==> flow/design.v <==
`timescale 1ns / 10ps
`timescale 1ns / 1ps
`timescale 1ns / 10ps
module pipelined_4stage(clk, rst, imem_addr, imem_data, aluout);
input clk;										
input rst;
output [9:0] imem_addr;			 
input [32-1:0] imem_data;	 
output [32-1:0] aluout;
wire [32-1:0]inst_addr;
wire [32-1:0] inst_out;
wire [32-1:0] inst_in;
assign imem_addr = inst_addr[9:0];
assign inst_out = imem_data;
datapath_mux DP(
	.clk(clk),
	.rst(rst),
	.inst(inst_out),
	.WB_aluout(aluout)
);
PC1 pc(
	.clk(clk),
	.rst(rst),
	.currPC(inst_addr),
	.nextPC(inst_addr)
);
IF_ID_stage IIS(
	.clk(clk),
	.rst(rst), 
	.instout(inst_out), 
	.instin(inst_in)
);
endmodule
`timescale 1ns / 10ps
`timescale 1ns / 1ps
module datapath_mux (
	clk,
	rst,
	inst,
	WB_aluout
);
input		  clk;
input		  rst;
input  [32-1:0] inst;
output  [32-1:0] WB_aluout;
wire [32-1:0] inst_out;
wire [2:0]	aluop_in;
wire [2:0]	aluop_out;
wire alusrc_in;
wire alusrc_out;
wire regDST;
wire wen;
wire [32-1:0] rdata1_in;
wire [32-1:0] rdata2_in;
wire [32-1:0] rdata1_out;
wire [32-1:0] rdata2_out;
wire [32-1:0] wdata_out;
wire [5-1:0] waddr_out;
wire [32-1:0] aluout;
wire [5-1:0] WB_muxout;
wire [32-1:0]rdata2_imm=alusrc_out ? {16'b0,inst_out[15:0]} : rdata2_out; 
wire [5-1:0]waddr_regDST=regDST ? inst[15:11] : inst[20:16]; 
control CO (
    .inst_cntrl(inst[31:26]),
    .wen_cntrl(wen),
    .alusrc_cntrl(alusrc_in),
    .regdst_cntrl(regDST),
    .aluop_cntrl(aluop_in)
);
regfile RFO (
    .clk(clk),
    .rst(rst),
    .wen(wen),
    .raddr1(inst[25:21]),
    .raddr2(inst[20:16]),
    .waddr(WB_muxout),
    .wdata(WB_aluout),
    .rdata1(rdata1_in),
    .rdata2(rdata2_in)
);
ID_EXE_stage IXS(
    .clk(clk),  
    .rst(rst), 
    .aluop_in(aluop_in), 
    .alusrc_in(alusrc_in), 
    .rdata1_in(rdata1_in), 
    .rdata2_in(rdata2_in),
    .inst_in(inst),
    .wregdst_in(waddr_regDST),
    .aluop_out(aluop_out),
    .alusrc_out(alusrc_out), 
    .rdata1_out(rdata1_out), 
    .rdata2_out(rdata2_out), 
    .inst_out(inst_out),
    .wregdst_out(waddr_out)
);
alu ALU0 (
    .a(rdata1_out),
    .b(rdata2_imm),
    .op(aluop_out),
    .out(aluout)
);
EXE_WBstage EWS(
	.clk(clk),
	.rst(rst),
	.aluin(aluout),
	.aluout(WB_aluout),
	.muxin(waddr_out),
	.muxout(WB_muxout)	
);
endmodule  
`timescale 1ns / 10ps
module PC1(clk,rst,nextPC,currPC);
		 input clk,rst;		 
		 input [32 - 1:0]nextPC;		  
		 output reg [32 - 1:0]currPC;
always @(posedge clk)
  begin
    if(rst)
      begin
	currPC <= 0;
      end
    else
      begin
        currPC <= nextPC + 1;
      end
  end
endmodule	
`timescale 1ns / 10ps
module IF_ID_stage (
	clk,  rst, instout, instin
);
input clk, rst;
input [32 - 1:0]instout;
output reg [32 - 1:0]instin;
always @(posedge clk)
  begin
    if(rst)
      begin
	instin <= 0;
      end
    else
      begin
        instin <= instout;
      end
  end
endmodule
`timescale 1ns / 10ps
module ID_EXE_stage (
	clk,  rst, aluop_in, alusrc_in, rdata1_in, rdata2_in, inst_in, wregdst_in,
	aluop_out, alusrc_out, rdata1_out, rdata2_out, inst_out, wregdst_out
);
input clk, rst, alusrc_in;
input [2:0] aluop_in;
input [32-1:0] rdata1_in;
input [32-1:0] rdata2_in;
input [32-1:0] inst_in;
input [5-1:0] wregdst_in;
output reg alusrc_out;
output reg[2:0] aluop_out;
output reg [32-1:0] rdata1_out;
output reg [32-1:0] rdata2_out;
output reg [32-1:0] inst_out;
output reg [5-1:0] wregdst_out;
always @(posedge clk)
  begin
    if(rst)
      begin
	aluop_out <= 0; 
	alusrc_out <= 0; 
	rdata1_out <= 0; 
	rdata2_out <= 0; 
	inst_out <= 0;
	wregdst_out <= 0;
      end
    else
      begin
        aluop_out <= aluop_in; 
	alusrc_out <= alusrc_in; 
	rdata1_out <= rdata1_in; 
	rdata2_out <= rdata2_in; 
	inst_out <= inst_in;
	wregdst_out <= wregdst_in;
      end
  end
endmodule
`timescale 1ns / 10ps
module EXE_WBstage (
	clk,  rst, aluin, aluout,
	muxin, muxout             
);
input clk, rst;
input [32-1:0]aluin;
input [5-1:0]muxin;
output reg[5-1:0]muxout;
output reg [32-1:0]aluout;
always @(posedge clk)
  begin
    if(rst)
      begin
	aluout <= 0;
	muxout <= 0;
      end
    else
      begin
        aluout <= aluin;
	muxout <= muxin;
      end
  end
endmodule
`timescale 1ns / 10ps
module alu(
   a,    
   b,    
   op,    
   out    
   );
   input [32-1:0] a, b;
   input [2:0] op;
   output reg [32-1:0] out;
always @(a or b or op )
begin
   case(op)
       6'b000000: out = a+b;
       6'b000001: out = a - b;
       6'b000010: out = a & b;
       6'b000011:  out = a^b;
       6'b000100: out = a<=b;
       6'b000101: out = a*b;
       6'b000110: out = a+b;
default: out = 0;  
   endcase
end
endmodule
`timescale 1ns / 10ps
module control(
  input [5:0] inst_cntrl, 
  output reg wen_cntrl,
  output reg alusrc_cntrl,
  output reg regdst_cntrl,
  output reg [2:0] aluop_cntrl
  );
  always@(inst_cntrl)
  begin
    case(inst_cntrl)
			6'b000000: begin
					wen_cntrl=1;
					alusrc_cntrl=0;
					regdst_cntrl=1;
					aluop_cntrl=inst_cntrl[2:0];
			end
        6'b000001: begin
                wen_cntrl=1;
					 alusrc_cntrl=0;
					 regdst_cntrl=1;
                aluop_cntrl=inst_cntrl[2:0];
        end
        6'b000010: begin
                wen_cntrl=1;
					 alusrc_cntrl=0;
					 regdst_cntrl=1;
                aluop_cntrl=inst_cntrl[2:0];
        end
        6'b000011: begin
                wen_cntrl=1;
					 alusrc_cntrl=0;
					 regdst_cntrl=1;
                aluop_cntrl=inst_cntrl[2:0];
        end
        6'b000100: begin
                wen_cntrl=1;
					 alusrc_cntrl=0;
					 regdst_cntrl=1;
                aluop_cntrl=inst_cntrl[2:0];
        end
        6'b000101: begin
                wen_cntrl=1;
					 alusrc_cntrl=0;
					 regdst_cntrl=1;
                aluop_cntrl=inst_cntrl[2:0];
			end
		6'b000110: begin
                wen_cntrl=1;
					 alusrc_cntrl=1;
					 regdst_cntrl=0;
                aluop_cntrl=inst_cntrl[2:0];
        end
		default: begin
				wen_cntrl=1; 
				alusrc_cntrl=0;
				regdst_cntrl=1;
				aluop_cntrl=inst_cntrl[2:0];
		end	
    endcase
  end
endmodule
`timescale 1ns / 10ps
`timescale 1ns / 1ps
module regfile (
	clk,
	rst,
	wen,
	raddr1, 
	raddr2, 
	waddr, 
	wdata, 
	rdata1,
	rdata2
	);
	input clk;
	input rst;
	input wen;
	input [5-1:0] raddr1; 
	input [5-1:0] raddr2; 
	input [5-1:0] waddr; 
	input [32-1:0] wdata; 
	output [32-1:0] rdata1;
	output [32-1:0] rdata2;
	reg [32-1:0] regdata [0:32-1];
integer i;
	always@(posedge clk)
		begin
			if(rst)
				begin
					for (i=0; i<32; i=i+1)
					regdata[i] <=0;
					regdata[8] <=5; 
					regdata[3] <=2;
				end
			else
				regdata[waddr] <= (wen == 1) ? wdata : regdata[waddr]; 
		end
	assign rdata1 = ((wen) && (waddr == raddr1)) ? wdata : regdata[raddr1]; 
	assign rdata2 = ((wen) && (waddr == raddr2)) ? wdata : regdata[raddr2];
endmodule 
# From RTL to reports: pipelined_4stage
# What the tools print for pipelined_4stage, step after step.
# Lines are those of the file above, counted from 1.
# Not given: n/a
# setup
top_module	pipelined_4stage
clock	clk
library	sky130hd
pvt_corner	tt_025C_1v80

# Word-level counts
# Counts by Yosys on the flattened word-level netlist (proc, flatten, opt, wreduce; memories kept). Register bits leave out memories and registers merged into their read ports (data or address); mux counts leave out enables and synchronous resets folded into registers. Print and check cells are left out. Cells with the same type and inputs are merged into one.
# Memory sizes are those after Yosys's memory passes, which may raise the word count (mostly to a power of two), join words into wider ones and drop unused or constant bits.
# classes
addsub	3
mul	1
compare	1
eq_ne	7
n_mux	11
n_logic	2
reduce_and_logical	3
# op_table
op	n
32-bit by 32-bit multiplier with 32-bit output	1
32-bit parallel mux with 6-bit select	1
32-bit two-way mux	3
32-bit by 1-bit adder with 32-bit output (second input constant)	1
32-bit adder	1
32-bit subtractor	1
32-bit less-or-equal comparator	1
32-bit AND	1
32-bit XOR	1
32-bit OR reduction	1
5-bit two-way mux	3
3-bit equality test (second input constant)	3
3-bit by 2-bit equality test with 1-bit output (second input constant)	2
6-bit by 3-bit equality test with 1-bit output (second input constant)	1
1-bit two-way mux	4
3-bit by 1-bit equality test with 1-bit output (second input constant)	1
3-bit logical NOT	1
2-bit OR reduction	1
# word_totals
register_bits	94
mem_bits_rw	1024
memories	1
# memory_table
name	words	word_bits	line_no	text
DP.RFO.regdata	32	32	319	reg [32-1:0] regdata [0:32-1];

# Longest topological paths
# Yosys ltp: most cells in a row. Word level: on the elaborated netlist, between registers, memories and ports. Mapped: between sequential cells and ports; inverters and the memories' decode and read muxes count.
# depth
depth_word	3
ABC_AREA	0
depth_mapped	33

# After synthesis
# The flow's flattened synthesis, as Yosys stat reports it; memories are mapped. The netlist is that of the ABC_AREA named above (0 if unset); the other value can give another one.
# by_type
type	n
sky130_fd_sc_hd__edfxtp_1	1024
sky130_fd_sc_hd__mux4_2	641
sky130_fd_sc_hd__fa_1	410
sky130_fd_sc_hd__nor2_1	1210
sky130_fd_sc_hd__dfxtp_1	136
sky130_fd_sc_hd__ha_1	188
sky130_fd_sc_hd__and2_1	277
sky130_fd_sc_hd__inv_1	448
sky130_fd_sc_hd__clkbuf_1	337
sky130_fd_sc_hd__nand2_1	304
sky130_fd_sc_hd__mux2i_1	95
sky130_fd_sc_hd__xnor2_1	92
sky130_fd_sc_hd__a211oi_1	78
sky130_fd_sc_hd__buf_1	151
sky130_fd_sc_hd__nand2b_1	78
sky130_fd_sc_hd__a21oi_1	89
sky130_fd_sc_hd__nor2b_1	52
sky130_fd_sc_hd__o21ai_0	58
# Other cell types: 71; their cells: 364.
# mapped
cells	6032
mapped_area_um2	76091.7
seq_area_um2	33472.1
ffs	1160
buffers	501
# The figures by module come from a second, unflattened synthesis with its own total; it is not the netlist above.
# hier_totals
hier_cells	7445
hier_area_um2	81071.5
# Each row is one instance without its submodules.
# by_module
module	instances	cells	area_um2	seq_area_um2
regfile	1	4519	55295.5	30749.5
alu	1	2412	20007.9	0.0
ID_EXE_stage	1	221	2840.2	2102.0
PC1	1	168	1475.2	640.6
EXE_WBstage	1	77	1023.5	740.7
datapath_mux	1	40	364.1	0.0
control	1	8	65.1	0.0
pipelined_4stage	1	0	0.0	0.0

# Worst setup path after synthesis
# OpenSTA on the mapped netlist: ideal clock, no wires. The path of least setup slack (recovery checks aside). Input and output delay are each 20% of the period. Register names are those of the netlist, which keeps one name where synthesis merged equal registers.
# synth_path
path_type	register -> register
startpoint	reg DP.IXS.alusrc_out
endpoint	reg DP.EWS.aluout[27]
tclk_ns	8.0
setup_time_ns	0.132
launch_ns	0.000
arrival_ns	7.739
required_ns	7.868
slack_ns	0.128
delay_ns	7.871
stages	32
period_less_setup_slack_ns	7.872
# "delay_ns" is the arrival time less input delay plus setup time.
# "stages": output pins that drive a net of the path, with the launching flip-flop's if there is one; two outputs of one cell count as two.
# "period_less_setup_slack_ns" = period - worst setup slack (recovery checks aside). The figure is calculated, with input and output delays left at 20% of the set period.
# Between the ends stands the longest chain of elaborated cells between them, by number of cells; it is not shown to be the way that was timed. Of several equally long chains one is given.
# Each line given opens the expression or statement behind the cell; cells for indexed reads and writes are added by Yosys, which also makes memories of some case tables.
# synth_via
cell_sequence	sky130_fd_sc_hd__dfxtp_1 -> sky130_fd_sc_hd__buf_2 -> sky130_fd_sc_hd__buf_6 -> sky130_fd_sc_hd__buf_2 -> sky130_fd_sc_hd__mux2i_1 -> sky130_fd_sc_hd__inv_1 -> sky130_fd_sc_hd__clkbuf_1 -> sky130_fd_sc_hd__clkbuf_1 -> sky130_fd_sc_hd__and2_1 -> sky130_fd_sc_hd__fa_1 -> sky130_fd_sc_hd__inv_1 -> sky130_fd_sc_hd__fa_1 -> sky130_fd_sc_hd__fa_1 -> sky130_fd_sc_hd__fa_1 -> sky130_fd_sc_hd__inv_1 -> sky130_fd_sc_hd__fa_1 -> sky130_fd_sc_hd__inv_1 -> sky130_fd_sc_hd__fa_1 -> sky130_fd_sc_hd__inv_1 -> sky130_fd_sc_hd__fa_1 -> sky130_fd_sc_hd__fa_1 -> sky130_fd_sc_hd__ha_1 -> sky130_fd_sc_hd__a21o_1 -> sky130_fd_sc_hd__a21o_1 -> sky130_fd_sc_hd__a21o_1 -> sky130_fd_sc_hd__o21ai_0 -> sky130_fd_sc_hd__a21oi_1 -> sky130_fd_sc_hd__a41o_1 -> sky130_fd_sc_hd__a21o_1 -> sky130_fd_sc_hd__a211o_1 -> sky130_fd_sc_hd__a22oi_1 -> sky130_fd_sc_hd__a31oi_1
elab_chain_len	3
cells_between	7
classes_between	2 x add/sub; 1 x mul; 2 x mux; 2 x logic
# synth_rtl
item	line_no	text
start: declaration	159	output reg alusrc_out;
start: assignment	170	alusrc_out <= 0;
start: assignment	179	alusrc_out <= alusrc_in;
32-bit two-way mux	61	wire [32-1:0]rdata2_imm=alusrc_out ? {16'b0,inst_out[15:0]} : rdata2_out;
32-bit by 32-bit multiplier with 32-bit output	229	6'b000101: out = a*b;
32-bit parallel mux with 6-bit select	223	case(op)
end: assignment	201	aluout <= 0;
end: assignment	206	aluout <= aluin;
end: declaration	196	output reg [32-1:0]aluout;

# Path in the finished layout
# From the final timing report of run 2: the path of least setup slack in the routed layout; clock arrival at registers is part of the times.
# layout_path
path_type	register -> register
startpoint	reg DP.IXS.alusrc_out
endpoint	reg DP.EWS.aluout[31]
tclk_ns	5.54
setup_time_ns	0.04
launch_ns	0.69
arrival_ns	8.24
required_ns	6.24
slack_ns	-2.00
stages	28
# Between the ends stands the longest chain of elaborated cells between them, by number of cells; it is not shown to be the way that was timed. Of several equally long chains one is given.
# layout_via
cell_sequence	sky130_fd_sc_hd__dfxtp_4 -> sky130_fd_sc_hd__buf_12 -> sky130_fd_sc_hd__buf_16 -> sky130_fd_sc_hd__mux2i_1 -> sky130_fd_sc_hd__buf_4 -> sky130_fd_sc_hd__clkinvlp_4 -> sky130_fd_sc_hd__buf_12 -> sky130_fd_sc_hd__and2_1 -> sky130_fd_sc_hd__fa_1 -> sky130_fd_sc_hd__fa_1 -> sky130_fd_sc_hd__inv_1 -> sky130_fd_sc_hd__fa_1 -> sky130_fd_sc_hd__fa_1 -> sky130_fd_sc_hd__inv_1 -> sky130_fd_sc_hd__fa_2 -> sky130_fd_sc_hd__fa_1 -> sky130_fd_sc_hd__fa_1 -> sky130_fd_sc_hd__fa_1 -> sky130_fd_sc_hd__ha_4 -> sky130_fd_sc_hd__nand4_1 -> sky130_fd_sc_hd__nor2_2 -> sky130_fd_sc_hd__inv_1 -> sky130_fd_sc_hd__a211oi_4 -> sky130_fd_sc_hd__o32ai_4 -> sky130_fd_sc_hd__o21ai_2 -> sky130_fd_sc_hd__xnor2_2 -> sky130_fd_sc_hd__a21oi_1 -> sky130_fd_sc_hd__a31oi_1
elab_chain_len	3
cells_between	7
classes_between	2 x add/sub; 1 x mul; 2 x mux; 2 x logic
# layout_rtl
item	line_no	text
start: declaration	159	output reg alusrc_out;
start: assignment	170	alusrc_out <= 0;
start: assignment	179	alusrc_out <= alusrc_in;
32-bit two-way mux	61	wire [32-1:0]rdata2_imm=alusrc_out ? {16'b0,inst_out[15:0]} : rdata2_out;
32-bit by 32-bit multiplier with 32-bit output	229	6'b000101: out = a*b;
32-bit parallel mux with 6-bit select	223	case(op)
end: assignment	201	aluout <= 0;
end: assignment	206	aluout <= aluin;
end: declaration	196	output reg [32-1:0]aluout;

# Below are 5 stored runs of the flow (Yosys, OpenROAD; platform sky130hd) on pipelined_4stage, each with its settings and what was measured, unordered. Constraints: input delay and output delay 20% of the set period each, output load 0.01 pF.
# By "achieved_clock_period_ns" is meant the clock period of the run minus its worst setup slack. This is arithmetic on one report: input and output delays are still those of the set period (20% each).
# "critical_path_time_ns" means the part of the period allowed to the worst setup path (the constraints hold back 20% at inputs and 20% at outputs) less its slack; where the path has registers, the arrival times of their clocks count too.
# By "total_power_uw" is meant OpenSTA's value without simulated activity: inputs other than the clock are taken to toggle once in ten clock periods, and the tool carries that through the logic.
# A setting shown as n/a is not set for that run.
# A result given as n/a is not shown for that run.
run	CELL_PAD_IN_SITES_DETAIL_PLACEMENT	CORE_MARGIN	CORE_UTILIZATION	CTS_CLUSTER_DIAMETER	CTS_CLUSTER_SIZE	GPL_ROUTABILITY_DRIVEN	GPL_TIMING_DRIVEN	HOLD_SLACK_MARGIN	MIN_ROUTING_LAYER	PLACE_DENSITY_LB_ADDON	SLEW_MARGIN	TNS_END_PERCENT	period_ns	CAP_MARGIN	achieved_clock_period_ns	critical_path_time_ns	timing.worst_path_kind	total_power_uw	setupTns_ns	worst_hold_slack_ns	fin_ws_ns	final_stdcell_area_um2	final_die_area_um2	fin_util_pct	synth_chip_area_um2
run 1	2	6	72	130	77	0	1	0.13	met2	0.04	0	80	5.54	20	n/a	n/a	n/a	n/a	n/a	n/a	n/a	n/a	n/a	n/a	n/a
run 2	1	6	37	220	77	0	1	n/a	met2	0.04	0	20	5.54	20	7.541	7.54	register -> register	22583	-37.917	0.472	-2.001	85314.3	216681.0	42.0	76091.7
run 3	n/a	2	40	n/a	n/a	n/a	n/a	n/a	n/a	n/a	20	n/a	4.85	20	7.565	7.56	register -> register	30432	-55.632	0.441	-2.715	88796.4	193732.0	46.8	76091.7
run 4	n/a	2	54	n/a	n/a	n/a	n/a	n/a	n/a	n/a	20	n/a	7.79	20	7.509	7.51	register -> register	17628	0.000	0.458	0.281	83606.4	143929.0	59.8	76091.7
run 5	n/a	4	40	n/a	n/a	n/a	0	n/a	n/a	n/a	20	n/a	5.54	20	8.369	8.37	register -> register	26376	-50.524	0.445	-2.829	87306.2	197269.0	46.3	76091.7
# Run 1: unfinished; error DPL-0033 in placement
